==> flow/design.v <==
`timescale 1ns / 1ps
module xbip_dsp48_macro_0 (
    input wire                 CLK,
    input wire                 CE,
    input wire signed  [7:0]   A,
    input wire signed  [7:0]   B,
    input wire signed  [30:0]  C,
    output wire signed [31:0]  P
);
assign P = A * B + C;
endmodule
`timescale 1ns / 1ps
module MAC(
    input wire rstn_i,
    input wire clk_i,
    input wire dsp_enable_i,
    input wire dsp_valid_i,
    input wire signed [7:0] dsp_input_i,
    input wire signed [7:0] dsp_weight_i,
    output wire valid_o_d,
    output reg done_o,
    output wire signed [31:0] dsp_output_o
);
reg signed [30:0] partial_sum;     
reg signed [31:0] dsp_output;
wire signed [31:0] dsp_temp;
wire dsp_valid_o;
reg [1:0] dsp_valid_delay;
assign dsp_output_o = dsp_output;
assign dsp_valid_o = dsp_valid_delay[0];
assign valid_o_d = dsp_valid_delay[1];
always @(posedge clk_i or negedge rstn_i) begin
    if (!rstn_i) begin
        partial_sum <= 0;
    end else if (valid_o_d) begin
        partial_sum <= 0;
    end else begin
        partial_sum <= $signed ({dsp_temp[31],dsp_temp[29:0]});
    end 
end
always @(posedge clk_i or negedge rstn_i) begin
    if (!rstn_i) begin
        dsp_valid_delay <=0;
    end
    else begin
        dsp_valid_delay[0] <= dsp_valid_i;
        dsp_valid_delay[1] <= dsp_valid_delay[0];
    end
end
always @(posedge clk_i or negedge rstn_i) begin    
    if(!rstn_i) begin
        dsp_output <= 0;
        done_o <= 0;
    end
    else if (dsp_valid_o) begin
        dsp_output <= dsp_temp;
        done_o <= 1;
    end
    else begin
        dsp_output <=0;
        done_o <= 0;
    end
end 
xbip_dsp48_macro_0 DSP_for_MAC (
    .CLK(clk_i),              
    .CE(dsp_enable_i),        
    .A(dsp_input_i),          
    .B(dsp_weight_i),         
    .C(partial_sum),          
    .P(dsp_temp)              
);
endmodule
module Quantize
#(
    parameter WIDTH_INPUT       = 32, 
    parameter WIDTH_OUTPUT      = 8,
    parameter NUM_CALCULATE     = 8,
    parameter SCALIING_FACTOR   = 2408, 
    parameter QUANTIZE_BIT      = 8
)
(
    input wire                              clk_i,           
    input wire                              rstn_i,          
    input wire                              i_q_en,          
    input wire signed   [WIDTH_INPUT-1:0]   din_i,           
    output wire signed  [WIDTH_OUTPUT-1:0]  o_qout,          
    output wire                             o_qvalid,        
    output wire                             done_o           
);
    localparam LOCAL_COUNTER = $clog2(NUM_CALCULATE);  
    reg         [LOCAL_COUNTER-1:0] rCnt;                
    reg signed  [WIDTH_INPUT-1:0]   rScaled;             
    reg signed  [WIDTH_OUTPUT-1:0]  rClipped;            
    reg     rEn_delay;                                   
    reg     q_valid;                                     
    reg     q_done;                                      
    always @(posedge clk_i) begin
        if (!rstn_i) begin
            rEn_delay <= 0;                        
        end else begin
            rEn_delay <= i_q_en;                   
        end
    end
    always @(posedge clk_i or negedge rstn_i) begin
        if (!rstn_i) begin
            rScaled <= 0;                           
        end else if(din_i >= 0) begin
            rScaled <= (din_i + SCALIING_FACTOR / 2) / SCALIING_FACTOR;  
        end else begin
            rScaled <= (din_i - SCALIING_FACTOR / 2) / SCALIING_FACTOR;  
        end
    end
    always @(posedge clk_i) begin
        if (!rstn_i) begin
            q_valid <= 0;                          
            q_done  <= 0;                          
        end else if (rEn_delay) begin
            q_valid <= 1;                          
        end else if (rCnt == NUM_CALCULATE-2) begin
            q_done  <= 1;                           
        end else if (rCnt == NUM_CALCULATE-1) begin
            q_done  <= 0;                           
            q_valid <= 0;                          
        end
    end
    always @(posedge clk_i) begin
        if (!rstn_i) begin
            rCnt    <= 0;                              
        end else if(q_valid) begin
            rCnt <= rCnt + 1;                       
        end else begin
            rCnt <= 0;                              
        end
    end
    always @(posedge clk_i or negedge rstn_i) begin
        if (!rstn_i) begin
            rClipped <= 0;                          
        end else if (q_valid | rEn_delay) begin
            case(rScaled[QUANTIZE_BIT:QUANTIZE_BIT-1])
                2'b01:  begin
                    rClipped <= {(QUANTIZE_BIT-1){1'b1}};  
                end
                2'b10:  begin
                    rClipped <= {1'b1,{(QUANTIZE_BIT-1){1'b0}}};  
                end
                default:    begin
                    rClipped <= rScaled[QUANTIZE_BIT-1:0];  
                end
            endcase
        end else begin
            rClipped <= 0;                          
        end
    end    
    assign o_qvalid = q_valid;                     
    assign done_o   = q_done;                        
    assign o_qout   = rClipped;                      
endmodule
module Dequantize
#(
    parameter WIDTH_INPUT       = 32,
    parameter WIDTH_OUTPUT      = 32,
    parameter SCALIING_FACTOR_X = 2408,   
    parameter SCALIING_FACTOR_Y = 134,    
    parameter NUM_COUNTER_BIT   = 3,
    parameter NUM_CALCULATE     = 4
)
(
    input wire  clk_i,                               
    input wire  rstn_i,                              
    input wire signed   [WIDTH_INPUT-1:0]   din_i,   
    input wire  valid_i,                             
    output wire valid_o,                             
    output wire done_o,                              
    output wire signed  [WIDTH_OUTPUT-1:0]  dout_o   
);
    reg         [NUM_COUNTER_BIT-1:0]   rCnt;            
    reg signed  [WIDTH_OUTPUT-1:0]      rScaled;         
    reg         q_done;                                  
    reg [1:0]   valid_delay;                             
    always @(posedge clk_i or negedge rstn_i) begin
        if (!rstn_i) begin
            rScaled <= 0;
        end else begin
            rScaled <= din_i * SCALIING_FACTOR_X * SCALIING_FACTOR_Y; 
        end
    end
    always @(posedge clk_i or negedge rstn_i) begin
        if (!rstn_i) begin
            q_done <= 0;
        end else if (rCnt == NUM_CALCULATE-2) begin
            q_done <= 1;
        end else if (rCnt == NUM_CALCULATE-1) begin
            q_done <= 0;
        end
    end
    always @(posedge clk_i or negedge rstn_i) begin
        if (!rstn_i) begin
            rCnt <= 0;
        end else if (valid_o) begin
            rCnt <= rCnt + 1;
        end else begin
            rCnt <= 0;
        end
    end
    always @(posedge clk_i or negedge rstn_i) begin
        if (!rstn_i) begin
            valid_delay <= 0;
        end else begin
            valid_delay[0] <= valid_i;
            valid_delay[1] <= valid_delay[0];
        end
    end
    assign done_o = q_done;
    assign valid_o = valid_delay[1];
    assign dout_o = rScaled;
endmodule
module top(
    input wire                  clk_i,           
    input wire                  rstn_i,          
    input wire                  start_i,         
    input wire signed   [31:0]  vector_x_i,      
    input wire signed   [31:0]  quant_w_i,       
    output wire                 done_o,          
    output wire signed  [31:0]  dout_o           
);
wire quantize_done;                        
wire dequantize_done;                      
wire signed [7:0]   quantized_data;          
wire signed [31:0]  mac_out [3:0];           
reg signed  [31:0]  mac_o [3:0];             
wire valid;                                
wire mac_done;                             
wire [3:0] mac_done_w;                     
assign mac_done = mac_done_w[0];
reg q_valid;                               
reg [31:0] q_in;                           
Quantize #(
    .WIDTH_INPUT(32), 
    .WIDTH_OUTPUT(8),
    .NUM_CALCULATE(8),                     
    .SCALIING_FACTOR(2408),                
    .QUANTIZE_BIT(8) 
) quantize_inst (
    .clk_i(clk_i),                         
    .rstn_i(rstn_i),                       
    .i_q_en(start_i),                      
    .din_i(vector_x_i),                    
    .o_qout(quantized_data),               
    .o_qvalid(valid),                      
    .done_o(quantize_done)                 
);
genvar i;
generate 
    for (i = 0; i < 4; i = i + 1) begin : mac_gen
        MAC mymac(
            .clk_i(clk_i),                 
            .rstn_i(rstn_i),               
            .dsp_enable_i(valid),          
            .dsp_valid_i(quantize_done),   
            .dsp_input_i(quantized_data),  
            .dsp_weight_i(quant_w_i[32-1-8*i:32-8*(i+1)]),  
            .done_o(mac_done_w[i]),        
            .dsp_output_o(mac_out[i])      
        );
        always @(posedge clk_i or negedge rstn_i) begin
            if (!rstn_i) begin
                mac_o[i] <= 0;             
            end else if (mac_done) begin
                mac_o[i] <= mac_out[i];    
            end
        end
    end
endgenerate
Dequantize #(
    .WIDTH_INPUT(32),                      
    .WIDTH_OUTPUT(32), 
    .SCALIING_FACTOR_X(2408), 
    .SCALIING_FACTOR_Y(134),
    .NUM_COUNTER_BIT(3),                   
    .NUM_CALCULATE(4) 
) dequantize_inst (
    .clk_i(clk_i),                         
    .rstn_i(rstn_i),                       
    .din_i(q_in),                          
    .valid_i(q_valid),                     
    .done_o(dequantize_done),              
    .dout_o(dout_o)                        
);
reg [1:0] qCnt;                            
always @(posedge clk_i or negedge rstn_i) begin
    if (!rstn_i) begin
        qCnt <= 0;                         
    end else if (q_valid) begin
        qCnt <= qCnt + 1;                  
    end
end
always @(posedge clk_i or negedge rstn_i) begin
    if (!rstn_i) begin
        q_valid <= 0;                      
    end else if (mac_done) begin
        q_valid <= 1;                      
    end else if (qCnt == 3) begin
        q_valid <= 0;                      
    end
end
always @(posedge clk_i or negedge rstn_i) begin
    if (!rstn_i) begin
        q_in <= 0;                         
    end else if (q_valid) begin
        q_in <= mac_o[qCnt];               
    end else begin
        q_in <= 0;                         
    end
end
assign done_o = dequantize_done ? 1 : 0;   
endmodule
=== Tool chain data of top ===
The steps from the RTL of top to its reports follow in flow order.
Lines are those of the file above, counted from 1.
Operators: Yosys type, input widths -> output width; for muxes data width and select width s.
Library cell names are shortened.
Not given: n/a

* Top module: top
* Clock port: clk_i
* Standard-cell library: sky130hd
* Timing corner: tt_025C_1v80

=== After elaboration ===
Source: Yosys, flattened and elaborated. Widths are those after wreduce. Registers that Yosys merges into a memory's read port (data or address) are not register bits. Print and check cells do not count. Equal cells are merged and count once.

* Multiplexer cells: 24
* Multiply operators: 6
* Order comparisons: 1
* Bitwise logic cells: 2
* Divide/modulo/power cells: 2
* Equality and inequality tests: 10
* Reductions and logical operators: 8
* $add $sub $neg: 9

{| class="wikitable"
|+ Operator list
! operator !! count
|-
| $div 32x13->32 const B || 2
|-
| $mul 8x8->16 || 4
|-
| $mul 32x10->29 const B || 1
|-
| $mul 29x8->28 const B || 1
|-
| $mux 32 || 5
|-
| $add 32x31->32 || 4
|-
| $pmux 32 s4 || 1
|-
| $mux 31 || 4
|-
| $ge 32x1->1 const B || 1
|-
| $add 32x12->32 const B || 1
|-
| $sub 32x12->32 const B || 1
|-
| $pmux 8 s2 || 1
|-
| $mux 1 || 10
|-
| $mux 9 || 1
|-
| $reduce_bool 2->1 || 4
|-
| $mux 8 || 1
|-
| $eq 2x2->1 const B || 3
|-
| $reduce_and 2->1 || 3
|-
| $add 3x1->3 const B || 2
|-
| $eq 3x2->1 const B || 2
|-
| $eq 3x3->1 const B || 2
|-
| $eq 2x1->1 const B || 2
|-
| $mux 3 || 1
|-
| $add 2x1->2 const B || 1
|-
| $ne 2x1->1 const B || 1
|-
| $logic_not 2->1 || 1
|-
| $or 1x1->1 || 1
|-
| $not 1->1 || 1
|}

* Output and inout port bits: 33
* Register bits after elaboration: 481
* Elaborated cells: 92
* Input port bits: 67

=== Logic depth ===
Depth = most cells in a row (Yosys ltp): at word level without a register or memory, in the mapped netlist without a sequential cell, where the memories' decode and read muxes count.

* Depth after elaboration: 4
* ABC_AREA: 0
* Mapped depth: 98
* Mapped depth without buffers: 78

=== Synthesis result ===
Yosys stat after the flow's synthesis: flattened, memories mapped to cells. It holds for the ABC_AREA given above (unset counts as 0); a run with the other value may have another netlist.
The area totals of this step are shown rounded.

* Cells in the netlist: 4864
* Flip-flop cells: 426
* Buffers: 170
* Sequential part of the area: 10630 sq um
* Chip area (Yosys): 45500 sq um

{| class="wikitable"
|+ Cells by type
! cell type !! count !! total area (sq um)
|-
| dfrtp_1 || 420 || 1.05E+04
|-
| fa_1 || 307 || 6.15E+03
|-
| ha_1 || 442 || 5.53E+03
|-
| xnor2_1 || 264 || 2.31E+03
|-
| and2_1 || 318 || 1.99E+03
|-
| inv_1 || 516 || 1.94E+03
|-
| a21oi_1 || 306 || 1.53E+03
|-
| mux2_2 || 130 || 1.46E+03
|-
| o21bai_1 || 159 || 1.19E+03
|-
| nand2_1 || 307 || 1.15E+03
|-
| xor2_1 || 110 || 963.424
|-
| nor2b_1 || 124 || 775.744
|-
| nor2_1 || 200 || 750.72
|-
| o21ai_0 || 128 || 640.614
|-
| mux2i_1 || 48 || 480.461
|-
| clkbuf_1 || 119 || 446.678
|-
| nand3_1 || 69 || 345.331
|-
| nor3_1 || 67 || 335.322
|}

Not listed: further types 126, cells in them 830.
By module: a second synthesis without flattening, with its own total; a netlist apart from the flattened one above.

* Cells (unflattened synthesis): 5830
* Area total of the unflattened synthesis: 57770 sq um

Rows give one instance, submodules left out.

{| class="wikitable"
|+ Modules
! module !! area (sq um) !! instances !! cells !! sequential area (sq um)
|-
| xbip_dsp48_macro_0 || 5429 || 4 || 538 || 0.0
|-
| Quantize || 13850 || 1 || 1904 || 545.5
|-
| MAC || 2086 || 4 || 135 || 1627
|-
| Dequantize || 7223 || 1 || 734 || 850.8
|-
| top || 6641 || 1 || 500 || 4079
|}

=== Path before layout ===
OpenSTA on the mapped netlist: ideal clock, no wires. The path of least setup slack (recovery checks aside). Input and output delay are each 20% of the period. Register names are those of the netlist, which keeps one name where synthesis merged equal registers.

* Path kind: input -> register
* Start point: input port vector_x_i[31]
* End point: register quantize_inst.rScaled[6]
* Period: 33000 ps
* Library setup time: 80 ps
* Required time: 32920 ps
* Path delay: 19953 ps
* Data arrival time: 26473 ps
* Stages on the path: 89
* Slack: 6447 ps
* Input delay: 6600 ps
* Launch time at the first pin: 6600 ps
* Buffers on the path: 13
* Synthesis period reached: 26553 ps

"path delay" is the arrival time less input delay plus setup time.
"stages on the path": output pins that drive a net of the path, with the launching flip-flop's if there is one; two outputs of one cell count as two.
"synthesis period reached" is the clock period less the worst setup slack; recovery checks do not enter. This is arithmetic on one report: input and output delays are still those of the set period (20% each).
Between the ends stands the longest chain of elaborated cells between them, by number of cells; it is not shown to be the way that was timed. Of several equally long chains one is given.
Each line given opens the expression or statement behind the cell; cells for indexed reads and writes are added by Yosys, which also makes memories of some case tables.
At most two assigning lines are given for a register; there are more.

* Path through: clkbuf_1 ha_1 buf_2 a21oi_2 o211ai_1 a221oi_2 nand2_1 xnor2_1 o211a_2 nand4bb_1 nor4_4 o311ai_2 and2_1 o21ai_1 xor2_1 buf_2 o311a_2 a21oi_4 [... 53 more ...] mux2i_1 xor2_1 o21ba_2 o21ai_4 a21oi_4 clkbuf_1 o21ai_1 o31ai_1 a31o_1 nand2_1 nand2_1 o211ai_1 o21ai_0 a21oi_1 ha_1 and3_1 a21oi_1 xnor2_1
* Length of the longest elaborated chain: 3
* Elaborated cells between the ends (all ways): 6
* RTL lines with such cells: 3
* Classes of those cells: add/sub (2); div (2); compare (1); mux (1)

{| class="wikitable"
|+ Ends and longest elaborated chain, after synthesis
! what !! RTL line !! RTL
|-
| start, declared || 221 || <nowiki>input wire signed   [31:0]  vector_x_i,</nowiki>
|-
| $sub 32x12->32 || 110 || <nowiki>rScaled <= (din_i - SCALIING_FACTOR / 2) / SCALIING_FACTOR;</nowiki>
|-
| $div 32x13->32 || 110 ||
|-
| $mux 9 || 107 || <nowiki>end else if(din_i >= 0) begin</nowiki>
|-
| end, assigned || 108 || <nowiki>rScaled <= (din_i + SCALIING_FACTOR / 2) / SCALIING_FACTOR;</nowiki>
|-
| end, assigned || 110 ||
|-
| end, declared || 92 || <nowiki>reg signed  [WIDTH_INPUT-1:0]   rScaled;</nowiki>
|}

=== Path in the finished layout ===
Path of least setup slack in the final report of job 1 (OpenROAD, finished layout, wires in). Where an end is a register, its clock arrival counts in the times.
The path's times are printed in steps of 10 ps; the period is the one set.

* Path kind: input -> register
* Start point: input port vector_x_i[31]
* End point: register quantize_inst.rScaled[8]
* Library setup time: 120 ps
* Data arrival time: 28300 ps
* Period: 33000 ps
* Required time: 33470 ps
* Stages on the path: 88
* Launch time at the first pin: 6600 ps
* Slack: 5170 ps
* Buffers on the path: 10
* Input delay: 6600 ps

Between the ends stands the longest chain of elaborated cells between them, by number of cells; it is not shown to be the way that was timed. Of several equally long chains one is given.
At most two assigning lines are given for a register; there are more.

* Path through: clkdlybuf4s50_1 buf_8 inv_1 fa_1 nand2b_1 a21oi_2 xor2_2 or3_1 or3b_1 nor4_4 buf_4 a41oi_1 xor2_1 o311ai_2 a211oi_2 buf_4 or2_1 mux2_4 [... 52 more ...] buf_4 or3_1 o2111a_1 o21ba_2 o21ai_4 a21oi_4 or3_1 a21boi_1 and2_1 nand4bb_1 a21oi_1 nand3b_4 nand2_1 a21oi_1 ha_1 and3_1 a21oi_1 xnor2_1
* Length of the longest elaborated chain: 3
* Elaborated cells between the ends (all ways): 6
* RTL lines with such cells: 3
* Classes of those cells: add/sub (2); div (2); compare (1); mux (1)

{| class="wikitable"
|+ Ends and longest elaborated chain, after layout
! what !! RTL line !! RTL
|-
| start, declared || 221 || <nowiki>input wire signed   [31:0]  vector_x_i,</nowiki>
|-
| $sub 32x12->32 || 110 || <nowiki>rScaled <= (din_i - SCALIING_FACTOR / 2) / SCALIING_FACTOR;</nowiki>
|-
| $div 32x13->32 || 110 ||
|-
| $mux 9 || 107 || <nowiki>end else if(din_i >= 0) begin</nowiki>
|-
| end, assigned || 108 || <nowiki>rScaled <= (din_i + SCALIING_FACTOR / 2) / SCALIING_FACTOR;</nowiki>
|-
| end, assigned || 110 ||
|-
| end, declared || 92 || <nowiki>reg signed  [WIDTH_INPUT-1:0]   rScaled;</nowiki>
|}

## Implementation results

Record of 3 stored runs of the RTL-to-layout flow on top, platform sky130hd. The runs are unordered. Constraints: input delay and output delay 20% of the set period each, output load 0.01 pF.
"clock period reached": clock period set for the run, less the worst setup slack. It is reckoned from that one timing run; input and output delays stay at 20% of the period that was set.
Values from the reports are rounded here.

=== Job 1 ===
{| class="wikitable"
! Setting !! Value
|-
| CAP_MARGIN || 30
|-
| CELL_PAD_IN_SITES_DETAIL_PLACEMENT || 0
|-
| CELL_PAD_IN_SITES_GLOBAL_PLACEMENT || 3
|-
| CORE_ASPECT_RATIO || 0.93
|-
| CTS_CLUSTER_DIAMETER || 216
|-
| GPL_ROUTABILITY_DRIVEN || 0
|-
| PLACE_DENSITY_LB_ADDON || 0.12
|-
| SETUP_SLACK_MARGIN || 3.97
|-
| SLEW_MARGIN || 25
|-
| TNS_END_PERCENT || 10
|-
| period_ns || 33.0
|-
| CORE_MARGIN || 2
|-
| CORE_UTILIZATION || 40
|-
! Result !! Value
|-
| Smallest hold slack || 342 ps
|-
| Chip area after synthesis (Yosys) || 45500 sq um
|-
| Clock period reached || 27831 ps
|-
| Worst setup slack after layout || 5169 ps
|-
| Standard-cell area after layout || 51660 sq um
|-
| Die footprint || 116500 sq um
|}

=== Job 2 ===
{| class="wikitable"
! Setting !! Value
|-
| CORE_MARGIN || 9
|-
| CORE_UTILIZATION || 19
|-
| CTS_CLUSTER_SIZE || 74
|-
| MIN_ROUTING_LAYER || met2
|-
| PLACE_DENSITY || 0.44
|-
| SLEW_MARGIN || 25
|-
| period_ns || 32.1
|-
| CAP_MARGIN || 20
|-
! Result !! Value
|-
| Smallest hold slack || 337 ps
|-
| Chip area after synthesis (Yosys) || 45500 sq um
|-
| Clock period reached || 30213 ps
|-
| Worst setup slack after layout || 1887 ps
|-
| Standard-cell area after layout || 51960 sq um
|-
| Die footprint || 257400 sq um
|}

=== Job 3 ===
{| class="wikitable"
! Setting !! Value
|-
| CORE_ASPECT_RATIO || 1.8
|-
| GPL_ROUTABILITY_DRIVEN || 0
|-
| period_ns || 33.0
|-
| CAP_MARGIN || 20
|-
| CORE_MARGIN || 2
|-
| CORE_UTILIZATION || 40
|-
| SLEW_MARGIN || 20
|-
! Result !! Value
|-
| Smallest hold slack || 340 ps
|-
| Chip area after synthesis (Yosys) || 45500 sq um
|-
| Clock period reached || 31110 ps
|-
| Worst setup slack after layout || 1890 ps
|-
| Standard-cell area after layout || 49550 sq um
|-
| Die footprint || 116600 sq um
|}
